==> flow/design.v <==
module APB_INT_Count#(
    parameter DATA_WIDTH = 32,
    parameter ADDR_WIDTH = 16
) 
(
    input  wire                     PCLK,         
    input  wire                     PRESETn,      
    input  wire                     PSEL,         
    input  wire                     PENABLE,      
    input  wire                     PWRITE,       
    input  wire [ADDR_WIDTH-1:0]    PADDR,        
    input  wire [DATA_WIDTH-1:0]    PWDATA,       
    output reg  [DATA_WIDTH-1:0]    PRDATA,       
    output reg                      PREADY,       
    output reg                      PSLVERR,      
    output  wire                    linux_irq,    
    output  wire                    lim_irq,      
    output  wire                    itim_irq,     
    input  wire                     linux_ack,    
    input  wire                     lim_ack,      
    input  wire                     itim_ack      
);
    reg [DATA_WIDTH-1:0] control_regs[0:3];           
    reg [DATA_WIDTH-1:0] linux_count[0:9];            
    reg [DATA_WIDTH-1:0] lim_count[0:9];              
    reg [DATA_WIDTH-1:0] itim_count[0:9];             
    reg invalid_access;   
    always @(posedge PCLK) begin
        if (!PRESETn) begin
            integer x;
            for (x = 0; x < 10; x = x + 1) begin
                linux_count[x] <= {DATA_WIDTH{1'b0}};
            end
        end else if (PSEL && PENABLE && PWRITE && (PADDR == 16'h0010)) begin
            linux_count[0] <= PWDATA;   
        end else if (linux_irq) begin
            linux_count[0] <= linux_count[0] + 1;
        end else if (linux_ack) begin
            integer j;
            for (j = 9; j > 0; j = j - 1) begin
                linux_count[j] <= linux_count[j-1];
            end
            linux_count[0] <= 0;
        end
    end
    always @(posedge PCLK) begin
        if (!PRESETn) begin
            integer y;
            for (y = 0; y < 10; y = y + 1) begin
                lim_count[y] <= {DATA_WIDTH{1'b0}};
            end
        end else if (PSEL && PENABLE && PWRITE && (PADDR == 16'h0040)) begin
            lim_count[0] <= PWDATA;   
        end else if (lim_irq) begin
            lim_count [0] <= lim_count[0] + 1;
        end else if (lim_ack) begin
            integer k;
            for (k = 9; k > 0; k = k - 1) begin 
                lim_count[k] <= lim_count[k-1];
            end
            lim_count[0] <= 0;
        end
    end
    always @(posedge PCLK) begin
        if (!PRESETn) begin
            integer z;
            for (z = 0; z < 10; z = z + 1) begin
                itim_count[z] <= {DATA_WIDTH{1'b0}};
            end
        end else if (PSEL && PENABLE && PWRITE && (PADDR == 16'h0080)) begin
            itim_count[0] <= PWDATA;   
        end else if (itim_irq) begin
            itim_count [0] <= itim_count[0] + 1;
        end else if (itim_ack) begin
            integer l;
            for (l = 9; l > 0; l = l - 1) begin
                itim_count[l] <= itim_count[l-1];
            end
            itim_count[0] <= 0;
        end
    end 
    localparam [31:0] VERSION = 32'h0000_0001;  
    assign linux_irq = control_regs[1][0];
    assign lim_irq = control_regs[2][0];
    assign itim_irq = control_regs[3][0];
    always @(posedge PCLK or negedge PRESETn) begin
        if (!PRESETn) begin
            integer i;
            for (i = 1; i < 4; i = i + 1) control_regs[i] <= {DATA_WIDTH{1'b0}};
            PREADY <= 1'b0;
            PRDATA <= {DATA_WIDTH{1'b0}};
            PSLVERR <= 1'b0;
            invalid_access <= 1'b0;
        end else begin
            PREADY <= 1'b1;
            PSLVERR <= 1'b0;
            if (linux_ack) begin
                control_regs[1][0] <= 0;
            end
            if (lim_ack) begin
                control_regs[2][0] <= 0;
            end            
            if (itim_ack) begin
                control_regs[3][0] <= 0;
            end
            invalid_access <= 1'b0;
            if (PSEL && PENABLE) begin
                if (PWRITE) begin  
                    case (PADDR)
                        16'h0000, 16'h0004, 16'h0008, 16'h000C:
                            control_regs[(PADDR >> 2)] <= PWDATA;
                        16'h0010, 16'h0040, 16'h0080: ;  
                        default: begin
                            invalid_access <= 1'b1;   
                        end
                    endcase
                end else begin
                    case (PADDR)
                        16'h0000: PRDATA <= VERSION;
                        16'h0004, 16'h0008, 16'h000C: PRDATA <= control_regs[(PADDR >> 2)];
                        16'h0010: PRDATA <= linux_count[0];
                        16'h0014: PRDATA <= linux_count[1];
                        16'h0018: PRDATA <= linux_count[2];
                        16'h001C: PRDATA <= linux_count[3];
                        16'h0020: PRDATA <= linux_count[4];
                        16'h0024: PRDATA <= linux_count[5];
                        16'h0028: PRDATA <= linux_count[6];
                        16'h002C: PRDATA <= linux_count[7];
                        16'h0030: PRDATA <= linux_count[8];
                        16'h0034: PRDATA <= linux_count[9];
                        16'h0040: PRDATA <= lim_count[0];
                        16'h0044: PRDATA <= lim_count[1];
                        16'h0048: PRDATA <= lim_count[2];
                        16'h004C: PRDATA <= lim_count[3];
                        16'h0050: PRDATA <= lim_count[4];
                        16'h0054: PRDATA <= lim_count[5];
                        16'h0058: PRDATA <= lim_count[6];
                        16'h005C: PRDATA <= lim_count[7];
                        16'h0060: PRDATA <= lim_count[8];
                        16'h0064: PRDATA <= lim_count[9];
                        16'h0080: PRDATA <= itim_count[0];
                        16'h0084: PRDATA <= itim_count[1];
                        16'h0088: PRDATA <= itim_count[2];
                        16'h008C: PRDATA <= itim_count[3];
                        16'h0090: PRDATA <= itim_count[4];
                        16'h0094: PRDATA <= itim_count[5];
                        16'h0098: PRDATA <= itim_count[6];
                        16'h009C: PRDATA <= itim_count[7];
                        16'h00A0: PRDATA <= itim_count[8];
                        16'h00A4: PRDATA <= itim_count[9];
                        default: begin
                            PRDATA <= {DATA_WIDTH{1'b0}};   
                            invalid_access <= 1'b1;         
                        end
                    endcase
                end 
                if (invalid_access) begin
                    PSLVERR <= 1'b1;
                    PREADY <= 1'b0;   
                end else begin
                    PSLVERR <= 1'b0;
                    PREADY <= 1'b1;   
                end
            end else begin
                    PREADY <= 1'b0;   
            end
        end
    end
endmodule
# [Reports on APB_INT_Count]
# Each step is given for the RTL above and for the edited RTL.
# "before" refers to lines of the RTL above, "after" to lines of the edited file.
# "delta" is "after" less "before", of the values as shown; "change_rel_pct" is that difference over "before", in percent.
# Operators: Yosys type, input widths -> output width; for muxes data width and select width s.
# Library cell names are shortened.
# The mark -- stands for no value.
[setup] design="APB_INT_Count" clk_port="PCLK" cell_library="sky130hd" lib_corner="tt_025C_1v80"

# [Diff]
# The edit as a unified diff against the file above.
# The edit is scripted: it alters the design's behaviour and was not made to optimise anything.
# begin of diff
@@ -68,5 +68,5 @@
                 itim_count[z] <= {DATA_WIDTH{1'b0}};
             end
-        end else if (PSEL && PENABLE && PWRITE && (PADDR == 16'h0080)) begin
+        end else if (PSEL && PENABLE && PWRITE || (PADDR == 16'h0080)) begin
             itim_count[0] <= PWDATA;   
         end else if (itim_irq) begin
# end of diff

# [After elaboration]
# Counts by Yosys on the flattened word-level netlist (proc, flatten, opt, wreduce). Print and check cells are left out. Cells with the same type and inputs are merged into one.
[bits] item="output_inout_bits" before=37 after=37 delta=0 change_rel_pct=0.00
[bits] item="regBits" before=1123 after=1123 delta=0 change_rel_pct=0.00
[classes] item="mux" before=34 after=34 delta=0 change_rel_pct=0.00
[classes] item="add_sub_neg" before=3 after=3 delta=0 change_rel_pct=0.00
[classes] item="n_eq" before=36 after=36 delta=0 change_rel_pct=0.00
[classes] item="bitwise" before=7 after=7 delta=0 change_rel_pct=0.00
[classes] item="reduce_and_logical" before=22 after=22 delta=0 change_rel_pct=0.00
[ops] cell="$logic_and 1x1->1" before=5 after=4 delta=-1 change_rel_pct=-20.00
[ops] cell="$logic_or 1x1->1" before=0 after=1 delta=1
# Unchanged operator kinds not shown: 25.

# [Depth]
# Longest topological path by Yosys (ltp), each cell counted once; first at word level (registers and memories cut), then after technology mapping (sequential cells cut; the memories' decode and read muxes count).
[depth] item="word_depth" before=5 after=5 delta=0 change_rel_pct=0.00
[depth] item="ABC_AREA" before="0" after="0"
[depth] item="mapped_depth" before=12 after=11 delta=-1 change_rel_pct=-8.33

# [Netlist]
# The flow's flattened synthesis, as Yosys stat reports it; memories are mapped. The netlist is that of the ABC_AREA named above (0 if unset); the other value can give another one.
[synth_totals] item="flip_flops" before=1091 after=1091 delta=0 change_rel_pct=0.00
[synth_totals] item="mapped_cells" before=5902 after=5845 delta=-57 change_rel_pct=-0.97
[synth_totals] item="n_buf" before=500 after=506 delta=6 change_rel_pct=1.20
[synth_totals] item="seqArea_um2" before=22496.6 after=22496.6 delta=0.0 change_rel_pct=0.00
[synth_totals] item="area_um2" before=47220.3 after=47199.0 delta=-21.3 change_rel_pct=-0.05
[by_type] cell_type="nand2_1" before=1948 after=1869 delta=-79 change_rel_pct=-4.06
[by_type] cell_type="a21boi_0" before=3 after=69 delta=66 change_rel_pct=2200.00
[by_type] cell_type="buf_2" before=210 after=145 delta=-65 change_rel_pct=-30.95
[by_type] cell_type="clkbuf_1" before=252 after=305 delta=53 change_rel_pct=21.03
[by_type] cell_type="a21oi_1" before=974 after=927 delta=-47 change_rel_pct=-4.83
[by_type] cell_type="nand4_1" before=60 after=93 delta=33 change_rel_pct=55.00
[by_type] cell_type="o21ai_0" before=119 after=91 delta=-28 change_rel_pct=-23.53
[by_type] cell_type="a221oi_1" before=74 after=98 delta=24 change_rel_pct=32.43
[by_type] cell_type="nor4_1" before=45 after=22 delta=-23 change_rel_pct=-51.11
[by_type] cell_type="a22o_1" before=82 after=100 delta=18 change_rel_pct=21.95
[by_type] cell_type="nand3_1" before=95 after=80 delta=-15 change_rel_pct=-15.79
[by_type] cell_type="nor3_1" before=42 after=57 delta=15 change_rel_pct=35.71
[by_type] cell_type="o21ai_1" before=14 after=28 delta=14 change_rel_pct=100.00
[by_type] cell_type="a222oi_1" before=44 after=31 delta=-13 change_rel_pct=-29.55
[by_type] cell_type="buf_1" before=3 after=16 delta=13 change_rel_pct=433.33
[by_type] cell_type="buf_6" before=14 after=25 delta=11 change_rel_pct=78.57
[by_type] cell_type="o22ai_1" before=11 after=1 delta=-10 change_rel_pct=-90.91
[by_type] cell_type="a22oi_1" before=244 after=253 delta=9 change_rel_pct=3.69
# Unchanged cell types not shown: 10.
# Not every row of either side is listed.

# [Timing after synthesis]
# Source: OpenSTA report_checks on the synthesized netlist (no wires, ideal clock, input and output delay 20% of the period each), path of least setup slack; recovery checks are left aside. Register names are those of the netlist, which keeps one name where synthesis merged equal registers.
[synth_path] item="path_kind" before="input to register" after="input to register"
[synth_path] item="from" before="input port PADDR[0]" after="input port PADDR[9]"
[synth_path] item="to" before="register itim_count[8][10]" after="register control_regs[2][10]"
[synth_path] item="setup_ps" before=132 after=125 delta=-7
[synth_path] item="t_arrival_ps" before=4212 after=4151 delta=-61 change_rel_pct=-1.45
[synth_path] item="period_ps" before=10000 after=10000 delta=0 change_rel_pct=0.00
[synth_path] item="driving_pins" before=11 after=7 delta=-4 change_rel_pct=-36.36
[synth_path] item="path_delay_ps" before=2344 after=2276 delta=-68 change_rel_pct=-2.90
[synth_path] item="path_slack_ps" before=5656 after=5724 delta=68
[synth_path] item="synth_period_reached_ps" before=4344 after=4276 delta=-68 change_rel_pct=-1.57
# "path_delay_ps" is the arrival time less input delay plus setup time.
# "driving_pins" counts driving pins, that of a launching flip-flop among them; a cell with two outputs on the path counts twice.
# "synth_period_reached_ps" is the clock period less the worst setup slack; recovery checks do not enter. This is arithmetic on one report: input and output delays are still those of the set period (20% each).
# Between the ends stands the longest chain of elaborated cells between them, by number of cells; it is not shown to be the way that was timed. Of several equally long chains one is given.
# A line is the first line of the expression or statement that the cell stems from. Yosys adds cells for indexed reads and writes and turns some case tables into memories.
# Where a signal picks the word or bit written, the line may be left out of the assigning lines.
[synth_between_before] path_cell_list="clkbuf_1 > or4_1 > buf_2 > or3_1 > buf_2 > nor3_4 > nor2_2 > buf_2 > buf_2 > nand2_1 > a21oi_1" elab_chain_len=4 cone_cells=4
[synth_lines_before] item="start: declaration" line=11 source="input  wire [ADDR_WIDTH-1:0]    PADDR,"
[synth_lines_before] item="$eq 16x8->1" line=70 source="end else if (PSEL && PENABLE && PWRITE && (PADDR == 16'h0080)) begin"
[synth_lines_before] item="$logic_and 1x1->1" line=70
[synth_lines_before] item="$not 1->1"
[synth_lines_before] item="$reduce_and 3->1"
[synth_lines_before] item="end: assignment" line=68 source="itim_count[z] <= {DATA_WIDTH{1'b0}};"
[synth_lines_before] item="end: assignment" line=77 source="itim_count[l] <= itim_count[l-1];"
[synth_lines_before] item="end: declaration" line=26 source="reg [DATA_WIDTH-1:0] itim_count[0:9];"
[synth_between_after] path_cell_list="or4_1 > buf_2 > nor4_2 > nand3_1 > nor3b_2 > buf_4 > mux2_2" elab_chain_len=3 cone_cells=6
[synth_lines_after] item="start: declaration" line=11 source="input  wire [ADDR_WIDTH-1:0]    PADDR,"
[synth_lines_after] item="$eq 16x3->1" line=109 source="case (PADDR)"
[synth_lines_after] item="$reduce_or 4->1" line=109
[synth_lines_after] item="$reduce_and 4->1"
[synth_lines_after] item="end: assignment" line=89 source="for (i = 1; i < 4; i = i + 1) control_regs[i] <= {DATA_WIDTH{1'b0}};"
[synth_lines_after] item="end: declaration" line=23 source="reg [DATA_WIDTH-1:0] control_regs[0:3];"

# [Path in the finished layout]
# Path of least setup slack in the final report of the runs of pair 1 (OpenROAD, finished layout, wires in). Where an end is a register, its clock arrival counts in the times.
# The path's times are printed in steps of 10 ps; the period is the one set.
[layout_path] item="path_kind" before="input to register" after="input to register"
[layout_path] item="from" before="input port PADDR[1]" after="input port PADDR[8]"
[layout_path] item="to" before="register itim_count[7][9]" after="register PRDATA[20]"
[layout_path] item="setup_ps" before=150 after=150 delta=0
[layout_path] item="t_arrival_ps" before=5510 after=5860 delta=350 change_rel_pct=6.35
[layout_path] item="driving_pins" before=9 after=9 delta=0 change_rel_pct=0.00
[layout_path] item="path_slack_ps" before=1810 after=1470 delta=-340
[layout_path] item="period_ps" before=6760 after=6760 delta=0 change_rel_pct=0.00
# Between the ends stands the longest chain of elaborated cells between them, by number of cells; it is not shown to be the way that was timed. Of several equally long chains one is given.
# At most two assigning lines are given for a register; there are more.
[layout_between_before] path_cell_list="clkdlybuf4s50_1 > or4_1 > or3_1 > nor3_4 > buf_4 > nor2_4 > buf_12 > nand2_1 > a21oi_1" elab_chain_len=4 cone_cells=4
[layout_lines_before] item="start: declaration" line=11 source="input  wire [ADDR_WIDTH-1:0]    PADDR,"
[layout_lines_before] item="$eq 16x8->1" line=70 source="end else if (PSEL && PENABLE && PWRITE && (PADDR == 16'h0080)) begin"
[layout_lines_before] item="$logic_and 1x1->1" line=70
[layout_lines_before] item="$not 1->1"
[layout_lines_before] item="$reduce_and 3->1"
[layout_lines_before] item="end: assignment" line=68 source="itim_count[z] <= {DATA_WIDTH{1'b0}};"
[layout_lines_before] item="end: assignment" line=77 source="itim_count[l] <= itim_count[l-1];"
[layout_lines_before] item="end: declaration" line=26 source="reg [DATA_WIDTH-1:0] itim_count[0:9];"
[layout_between_after] path_cell_list="clkdlybuf4s50_1 > or4_2 > buf_4 > nor4_4 > buf_4 > a221oi_1 > o311ai_1 > nor4_1 > o21ai_0" elab_chain_len=3 cone_cells=36
[layout_lines_after] item="start: declaration" line=11 source="input  wire [ADDR_WIDTH-1:0]    PADDR,"
[layout_lines_after] item="$eq 16x3->1" line=118 source="case (PADDR)"
[layout_lines_after] item="$reduce_or 3->1" line=118
[layout_lines_after] item="$pmux 32 s32" line=118
[layout_lines_after] item="end: assignment" line=120 source="16'h0004, 16'h0008, 16'h000C: PRDATA <= control_regs[(PADDR >> 2)];"
[layout_lines_after] item="end: assignment" line=121 source="16'h0010: PRDATA <= linux_count[0];"
[layout_lines_after] item="end: declaration" line=13 source="output reg  [DATA_WIDTH-1:0]    PRDATA,"

# [Measured runs]
# Runs of the flow (Yosys, OpenROAD) on both versions; the two runs of a pair have the same settings. The constraints put input and output delay at 20% of the set period each and load the outputs with 0.01 pF.
[settings_pair_1] CORE_UTILIZATION=40 period_ns=6.76 CAP_MARGIN=20 CORE_MARGIN=2 SLEW_MARGIN=20
[results_pair_1] item="achieved_clock_period_ps" before=4949 after=5294 delta=345 change_rel_pct=6.97
[results_pair_1] item="yosys.chip_area_um2" before=47220.3 after=47199.0 delta=-21.3 change_rel_pct=-0.05
[results_pair_1] item="tns_ps" before=0 after=0 delta=0
[results_pair_1] item="final_util_frac" before=0.454 after=0.452 delta=-0.002
[results_pair_1] item="finish.stdcell_area_um2" before=53390.0 after=53182.3 delta=-207.7 change_rel_pct=-0.39
[results_pair_1] item="design_power_mw" before=13.480 after=13.676 delta=0.196 change_rel_pct=1.45
[results_pair_1] item="die_um2" before=120815.0 after=120760.0 delta=-55.0 change_rel_pct=-0.05
[results_pair_1] item="timing.hold.ws_ps" before=424 after=443 delta=19
[results_pair_1] item="setup_ws_ps" before=1811 after=1466 delta=-345
[settings_pair_2] CAP_MARGIN=35 CELL_PAD_IN_SITES_DETAIL_PLACEMENT=0 CORE_UTILIZATION=22 CTS_CLUSTER_DIAMETER=248 GPL_ROUTABILITY_DRIVEN=0 MIN_ROUTING_LAYER="met1" PLACE_DENSITY=0.48 period_ns=11.9 CORE_MARGIN=2 SLEW_MARGIN=20
[results_pair_2] item="achieved_clock_period_ps" before=6405 after=6330 delta=-75 change_rel_pct=-1.17
[results_pair_2] item="yosys.chip_area_um2" before=47220.3 after=47199.0 delta=-21.3 change_rel_pct=-0.05
[results_pair_2] item="tns_ps" before=0 after=0 delta=0
[results_pair_2] item="final_util_frac" before=0.259 after=0.256 delta=-0.003
[results_pair_2] item="finish.stdcell_area_um2" before=55431.9 after=54681.2 delta=-750.7 change_rel_pct=-1.35
[results_pair_2] item="design_power_mw" before=7.779 after=7.708 delta=-0.071 change_rel_pct=-0.91
[results_pair_2] item="die_um2" before=218360.0 after=218262.0 delta=-98.0 change_rel_pct=-0.04
[results_pair_2] item="timing.hold.ws_ps" before=425 after=433 delta=8
[results_pair_2] item="setup_ws_ps" before=5495 after=5570 delta=75
# "achieved_clock_period_ps" = clock period - worst setup slack. The figure is calculated, with input and output delays left at 20% of the set period.
# "design_power_mw" rests on the timing tool's default activity at the inputs, not on a simulated workload.
